==> flow/design.v <==
module half_adder(a, b, sum, carry);
	input a, b;
	output sum, carry;
	assign sum = a^b;
	assign carry = a&b;
endmodule
module add4b(a,b,sum);
	input [3:0] a,b;
	output [3:0] sum;
	wire [3:0] sum;
	assign sum = a + b;
endmodule
module add6b(a, b, sum);
	input [5:0] a,b;
	output [5:0] sum;
	wire [5:0] sum;
	assign sum = a + b;
endmodule
module add8b(a,b,sum);
	input [7:0] a,b;
	output [7:0] sum;
	wire [7:0] sum;
	assign sum = a + b;
endmodule
module add12b(a,b,sum);
	input [11:0] a,b;
	output [11:0] sum;
	wire [11:0] sum;
	assign sum = a + b;
endmodule
module add16b(a,b,sum);
	input [15:0] a,b;
	output [15:0] sum;
	wire [15:0] sum;
	assign sum = a + b;
endmodule
module add24b(a,b,sum);
	input [23:0] a,b;
	output [23:0] sum;
	wire [23:0] sum;
	assign sum = a + b;
endmodule
module add32b(a,b,sum);
	input [31:0] a,b;
	output [31:0] sum;
	wire [31:0] sum;
	assign sum = a + b;
endmodule
module add48b (
    input [47:0] a,
    input [47:0] b,
    output [47:0] sum
);
    assign sum = a + b;
endmodule
module vedic_multiplier_2x2(a, b, result_2x2);
	input[1:0] a, b;
	output[3:0] result_2x2;
	wire[3:0] temp;
	assign result_2x2[0] = a[0] & b[0];
	assign temp[0] = a[0] & b[1];
	assign temp[1] = a[1] & b[0];
	assign temp[2] = a[1] & b[1];
	half_adder h1(temp[0], temp[1], result_2x2[1], temp[3]);
	half_adder h2(temp[2], temp[3], result_2x2[2], result_2x2[3]);
endmodule
module vedic_multiplier_4x4(a, b, result_4x4);
	input[3:0] a, b;
	output[7:0] result_4x4;
	wire[3:0] q0, q1, q2, q3, w0, w1;
	wire[5:0] w2, w3, w4, w5, w6;
	vedic_multiplier_2x2 v2_0(a[1:0], b[1:0], q0[3:0]);
	vedic_multiplier_2x2 v2_1(a[1:0], b[3:2], q1[3:0]);
	vedic_multiplier_2x2 v2_2(a[3:2], b[1:0], q2[3:0]);
	vedic_multiplier_2x2 v2_3(a[3:2], b[3:2], q3[3:0]);
	assign w0[3:0] = {2'b0, q0[3:2]};
	add4b a4_0(w0[3:0], q1[3:0], w1[3:0]);
	assign w2 = {2'b0, q2[3:0]};
	assign w3 = {q3[3:0], 2'b0};
	add6b a6_0(w2, w3, w4);
	assign w5 = {2'b0, w1[3:0]};
	add6b a6_1(w4, w5, w6);
	assign result_4x4[7:2] = w6[5:0];
	assign result_4x4[1:0] = q0[1:0];
endmodule
module vedic_multiplier_8x8(a, b, result_8x8);
	input[7:0] a, b;
	output[15:0] result_8x8;
	wire[15:0] q0, q1, q2, q3;
	wire[7:0] w0, w1;
	wire[11:0] w2, w3, w4, w5, w6;
	vedic_multiplier_4x4 v4_0(a[3:0], b[3:0], q0[15:0]);
	vedic_multiplier_4x4 v4_1(a[3:0], b[7:4], q1[15:0]);
	vedic_multiplier_4x4 v4_2(a[7:4], b[3:0], q2[15:0]);
	vedic_multiplier_4x4 v4_3(a[7:4], b[7:4], q3[15:0]);
   assign w0[7:0] = {4'b0, q0[7:4]};
	add8b a8_0(w0, q1, w1);
	assign w2 = {4'b0, q2[7:0]};
	assign w3 = {q3[7:0], 4'b0};
	add12b a12_0(w2, w3, w4);
	assign w5 = {4'b0, w1[7:0]};
	add12b a12_1(w4, w5, w6);
	assign result_8x8[15:4] = w6[11:0];
	assign result_8x8[3:0] = q0[3:0];
endmodule
module vedic_multiplier_16x16(a, b, result_16x16);
	input[15:0] a, b;
	output[31:0] result_16x16;
	wire[15:0] q0, q1, q2, q3;
	wire[15:0] w0, w1;
	wire[23:0] w2, w3, w4, w5, w6;
	vedic_multiplier_8x8 v8_0(a[7:0], b[7:0], q0[15:0]);
	vedic_multiplier_8x8 v8_1(a[7:0], b[15:8], q1[15:0]);
	vedic_multiplier_8x8 v8_2(a[15:8], b[7:0], q2[15:0]);
	vedic_multiplier_8x8 v8_3(a[15:8], b[15:8], q3[15:0]);
   assign w0[15:0] = {8'b0, q0[15:8]};
	add16b a16_0(w0, q1, w1);
	assign w2 = {8'b0, q2[15:0]};
	assign w3 = {q3[15:0], 8'b0};
	add24b a24_0(w2, w3, w4);
	assign w5 = {8'b0, w1[15:0]};
	add24b a24_1(w4, w5, w6);
	assign result_16x16[31:8] = w6[23:0];
	assign result_16x16[7:0] = q0[7:0];
endmodule
module vedic_multiplier_32x32_pipelined(
    input clk,
    input [31:0] a, b,
    output reg [63:0] result_32x32
);
    wire [31:0] q0, q1, q2, q3;
    reg [31:0] q0_reg, q1_reg, q2_reg, q3_reg;
    reg [31:0] w1_reg;
    reg [47:0] w2, w3, w4_reg, w5_reg, w6_reg;
    reg [15:0] lo_d1, lo_d2, lo_d3;
    vedic_multiplier_16x16 v16_0(.a(a[15:0]), .b(b[15:0]), .result_16x16(q0));
    vedic_multiplier_16x16 v16_1(.a(a[15:0]), .b(b[31:16]), .result_16x16(q1));
    vedic_multiplier_16x16 v16_2(.a(a[31:16]), .b(b[15:0]), .result_16x16(q2));
    vedic_multiplier_16x16 v16_3(.a(a[31:16]), .b(b[31:16]), .result_16x16(q3));
    always @(posedge clk) begin
        q0_reg <= q0;
        q1_reg <= q1;
        q2_reg <= q2;
        q3_reg <= q3;
    end
    always @(posedge clk) begin
        w1_reg <= {16'b0, q0_reg[31:16]} + q1_reg;
    end
    always @(posedge clk) begin
        w2 <= {16'b0, q2_reg};
        w3 <= {q3_reg, 16'b0};
        w4_reg <= w2 + w3;
    end
    always @(posedge clk) begin
        w5_reg <= {16'b0, w1_reg};
        w6_reg <= w4_reg + w5_reg;
    end
    always @(posedge clk) begin
        lo_d1 <= q0_reg[15:0];
        lo_d2 <= lo_d1;
        lo_d3 <= lo_d2;
    end
	 always @(posedge clk) begin
	     result_32x32[63:16] <= w6_reg;
        result_32x32[15:0] <= lo_d3;
	 end 
endmodule
## Reports on vedic_multiplier_32x32_pipelined

What the tools print for vedic_multiplier_32x32_pipelined, step after step.
Line numbers count from 1 in the design file above.
Library cell names are shortened.
The mark -- stands for no value.

- Design top: vedic_multiplier_32x32_pipelined
- Clock port: clk
- Cell library: sky130hd
- Timing corner: tt_025C_1v80

## Word level

Source: Yosys, flattened and elaborated, memories not mapped. Widths are those after wreduce; folded enables and synchronous resets count as part of the registers. Registers that Yosys merges into a memory's read port (data or address) are not register bits. Print and check cells do not count. Equal cells are merged and count once.

- Memories kept: 0
- Register bits: 464
- Bits in writable memories: 0
- Clocked read ports x word width: 0
- Cells after elaboration: 2,317
- ROM bits: 0
- Latch bits: 0
- Input bits: 65

- Muxes and demuxes: 0
- Multiply operators: 0
- Reduce/logical cells: 0
- Bitwise gates (word level): 2,048
- Shift operators: 0
- Divide/modulo/power cells: 0
- Magnitude comparators: 0
- Equality and inequality tests: 0
- Add/sub/neg operators: 255

Operators by type and width:

| operator | count |
|---|---|
| AND 1 bit | 1,536 |
| bitwise XOR 1 bit | 512 |
| adder 4 x 6 -> 6 bit | 64 |
| adder 6 x 4 -> 6 bit | 64 |
| adder 2 x 4 -> 4 bit | 64 |
| adder 12 x 8 -> 12 bit | 16 |
| adder 8 x 12 -> 12 bit | 16 |
| adder 4 x 8 -> 8 bit | 16 |
| adder 16 x 24 -> 24 bit | 4 |
| adder 24 x 16 -> 24 bit | 4 |
| adder 8 x 16 -> 16 bit | 4 |
| adder 32 x 48 -> 48 bit | 1 |
| adder 48 x 32 -> 48 bit | 1 |
| adder 16 x 32 -> 32 bit | 1 |

## Depth

Longest topological path by Yosys (ltp), each cell counted once; first at word level (registers and memories cut), then after technology mapping (sequential cells cut; the memories' decode and read muxes count).

- Word-level depth: 9
- ABC_AREA: 0
- Mapped depth: 47

## After synthesis

Source: synth_stat.txt of the flow (Yosys; design flattened, memories mapped). It holds for the ABC_AREA given above (unset counts as 0); a run with the other value may have another netlist.

Cell types:

| cell | count | area in all (sq um) |
|---|---|---|
| ha_1 | 1,472 | 1.84E+04 |
| dfxtp_1 | 464 | 9.29E+03 |
| fa_1 | 395 | 7.91E+03 |
| and2_1 | 971 | 6.07E+03 |
| xnor2_1 | 561 | 4.91E+03 |
| inv_1 | 787 | 2.95E+03 |
| a21o_1 | 291 | 2.18E+03 |
| a21oi_1 | 346 | 1.73E+03 |
| xor2_1 | 196 | 1.72E+03 |
| nand2_1 | 247 | 927.139 |
| clkbuf_1 | 200 | 750.72 |
| nor2_1 | 176 | 660.634 |
| o21ai_0 | 103 | 515.494 |
| o21a_1 | 51 | 382.867 |
| nor2b_1 | 59 | 369.104 |
| nand3_1 | 59 | 295.283 |
| o21bai_1 | 37 | 277.766 |
| nor3_1 | 50 | 250.24 |

Not listed: further types 57, cells in them 336.

- Buffer cells: 201
- Mapped cells: 6,801
- Flip-flop cells: 464
- Chip area (Yosys): 62,214.7 sq um

By module: a second synthesis without flattening, with its own total; a netlist apart from the flattened one above.

- Cells (unflattened synthesis): 9,971
- Area total of the unflattened synthesis: 91,410.2 sq um

Rows give one instance, submodules left out.

By module:

| module | instances | cells | area (sq um) |
|---|---|---|---|
| add6b | 128 | 19 | 186.4 |
| add12b | 32 | 59 | 503.0 |
| vedic_multiplier_32x32_pipelined | 1 | 1,019 | 13,270.2 |
| add24b | 8 | 167 | 1,241.2 |
| add4b | 64 | 9 | 100.1 |
| half_adder | 512 | 1 | 12.5 |
| vedic_multiplier_2x2 | 256 | 4 | 25.0 |
| add8b | 16 | 42 | 331.6 |
| add16b | 4 | 107 | 853.3 |
| vedic_multiplier_4x4 | 64 | 1 | 3.8 |
| vedic_multiplier_8x8 | 16 | 1 | 3.8 |
| vedic_multiplier_16x16 | 4 | 1 | 3.8 |

## Timing after synthesis

Source: OpenSTA report_checks on the synthesized netlist (no wires, ideal clock, input and output delay 20% of the period each), path of least setup slack; recovery checks are left aside. Register names are those of the netlist, which keeps one name where synthesis merged equal registers.

- Path type: input port to flip-flop
- Start: in a[0]
- End: reg q1_reg[29]
- Stages: 43
- Time at the first pin: 2,300 ps
- Period: 11,500 ps
- External input delay: 2,300 ps
- Arrival time: 11,183 ps
- Required time: 11,372 ps
- Slack: 189 ps
- Delay of the path: 9,011 ps
- Period reached after synthesis: 11,311 ps

"delay of the path" is the arrival time less input delay plus setup time.
"stages": output pins that drive a net of the path, with the launching flip-flop's if there is one; two outputs of one cell count as two.
"period reached after synthesis" = period - worst setup slack (recovery checks aside). The figure is calculated, with input and output delays left at 20% of the set period.
The rows between start and end are the longest chain of elaborated cells between them; the timing report does not say that the signal goes this way. Where chains are equally long, one stands for them.
Each line given opens the expression or statement behind the cell; cells for indexed reads and writes are added by Yosys, which also makes memories of some case tables.

- Path through: clkbuf_1 and2_1 ha_1 ha_1 ha_1 fa_1 xnor2_1 fa_1 fa_1 inv_1 ha_1 fa_1 a21oi_1 nor2_1 nor2_1 xor2_1 fa_1 ha_1 [7 not listed] ha_1 nand3_1 o211ai_1 o41ai_1 nand2b_1 a21boi_0 nand3_1 xor2_1 fa_1 inv_1 ha_1 or2_2 a21oi_1 a311oi_1 o21a_1 o21ai_0 nor3b_1 xor2_1
- Length of the longest elaborated chain: 9
- Elaborated cells on any way between the ends: 60
- Classes of those cells: add/sub: 14; logic: 46

RTL lines, path after synthesis:

| item | line | RTL |
|---|---|---|
| from (decl) | 128 | `input [31:0] a, b,` |
| AND 1 bit | 61 | `assign temp[0] = a[0] & b[1];` |
| AND 1 bit | 5 | `assign carry = a&b;` |
| bitwise XOR 1 bit | 4 | `assign sum = a^b;` |
| adder 2 x 4 -> 4 bit | 11 | `assign sum = a + b;` |
| adder 6 x 4 -> 6 bit | 17 | `assign sum = a + b;` |
| adder 4 x 8 -> 8 bit | 23 | `assign sum = a + b;` |
| adder 12 x 8 -> 12 bit | 29 | `assign sum = a + b;` |
| adder 8 x 16 -> 16 bit | 35 | `assign sum = a + b;` |
| adder 24 x 16 -> 24 bit | 41 | `assign sum = a + b;` |
| to (assign) | 142 | `q1_reg <= q1;` |
| to (decl) | 132 | `reg [31:0] q0_reg, q1_reg, q2_reg, q3_reg;` |

## Timing after layout

Path of least setup slack in the final report of entry A (OpenROAD, finished layout, wires in). Where an end is a register, its clock arrival counts in the times.
The report prints the path's times to 10 ps; the period is as set.

- Path type: input port to flip-flop
- Start: in b[17]
- End: reg q3_reg[31]
- Stages: 46
- Required time: 12,630 ps
- Arrival time: 12,850 ps
- Period: 12,100 ps
- Time at the first pin: 2,420 ps
- External input delay: 2,420 ps
- Slack: -220 ps

The rows between start and end are the longest chain of elaborated cells between them; the timing report does not say that the signal goes this way. Where chains are equally long, one stands for them.

- Path through: clkdlybuf4s50_1 clkbuf_2 and2_1 ha_1 ha_1 ha_1 fa_1 xnor2_1 fa_1 inv_1 ha_1 a21o_1 a21oi_1 xnor2_1 ha_1 nor2b_1 o21ai_0 nand2b_1 [10 not listed] xor2_1 ha_1 or2_2 a21oi_1 a21o_1 or3_1 or3_1 nand3_1 xnor2_1 fa_1 inv_1 ha_1 nand3_1 nor2_2 nand3b_1 a21oi_1 o211ai_1 o311ai_2
- Length of the longest elaborated chain: 9
- Elaborated cells on any way between the ends: 68
- Classes of those cells: add/sub: 21; logic: 47

RTL lines, path after layout:

| item | line | RTL |
|---|---|---|
| from (decl) | 128 | `input [31:0] a, b,` |
| AND 1 bit | 61 | `assign temp[0] = a[0] & b[1];` |
| AND 1 bit | 5 | `assign carry = a&b;` |
| bitwise XOR 1 bit | 4 | `assign sum = a^b;` |
| adder 4 x 6 -> 6 bit | 17 | `assign sum = a + b;` |
| adder 6 x 4 -> 6 bit | 17 |  |
| adder 4 x 8 -> 8 bit | 23 | `assign sum = a + b;` |
| adder 12 x 8 -> 12 bit | 29 | `assign sum = a + b;` |
| adder 16 x 24 -> 24 bit | 41 | `assign sum = a + b;` |
| adder 24 x 16 -> 24 bit | 41 |  |
| to (assign) | 144 | `q3_reg <= q3;` |
| to (decl) | 132 | `reg [31:0] q0_reg, q1_reg, q2_reg, q3_reg;` |

# Flow runs of vedic_multiplier_32x32_pipelined

3 stored runs of vedic_multiplier_32x32_pipelined in the flow (synthesis by Yosys, layout by OpenROAD, sky130hd cells), in arbitrary order. Constraints: input delay and output delay 20% of the set period each, output load 0.01 pF.
By "achieved period" is meant the clock period of the run minus its worst setup slack. This is arithmetic on one report: input and output delays are still those of the set period (20% each).
Settings: - = not set for that run.

| item | entry A | entry B | entry C |
|---|---|---|---|
| CAP_MARGIN | 15 | 30 | 20 |
| CORE_UTILIZATION | 64 | 31 | 40 |
| CTS_CLUSTER_DIAMETER | 103 | - | - |
| GPL_ROUTABILITY_DRIVEN | 1 | 0 | - |
| GPL_TIMING_DRIVEN | 0 | 1 | - |
| MAX_ROUTING_LAYER | met5 | - | - |
| PLACE_DENSITY_LB_ADDON | 0.15 | - | - |
| SETUP_SLACK_MARGIN | -0.75 | 1.08 | - |
| SLEW_MARGIN | 25 | 0 | 20 |
| period_ns | 12.1 | 8.47 | 8.88 |
| CORE_MARGIN | 2 | 8 | 2 |
| CELL_PAD_IN_SITES_GLOBAL_PLACEMENT | - | 3 | - |
| CORE_ASPECT_RATIO | - | 1.04 | - |
| MIN_ROUTING_LAYER | - | met2 | - |
| TNS_END_PERCENT | - | 65 | - |
| area of the die (sq um) | 99,720.2 | 215,286.0 | 158,707.0 |
| achieved period (ps) | 12,317 | 9,986 | 9,919 |
| standard-cell area after routing (sq um) | 66,895.4 | 80,777.5 | 78,282.6 |
| utilization after layout (%) | 69.3 | 40.5 | 50.8 |
| setup slack of the worst path (ps) | -217 | -1,516 | -1,039 |
| total negative slack (ps) | -1,795 | -70,882 | -36,852 |
| synthesis area (sq um) | 62,214.7 | 62,214.7 | 62,214.7 |
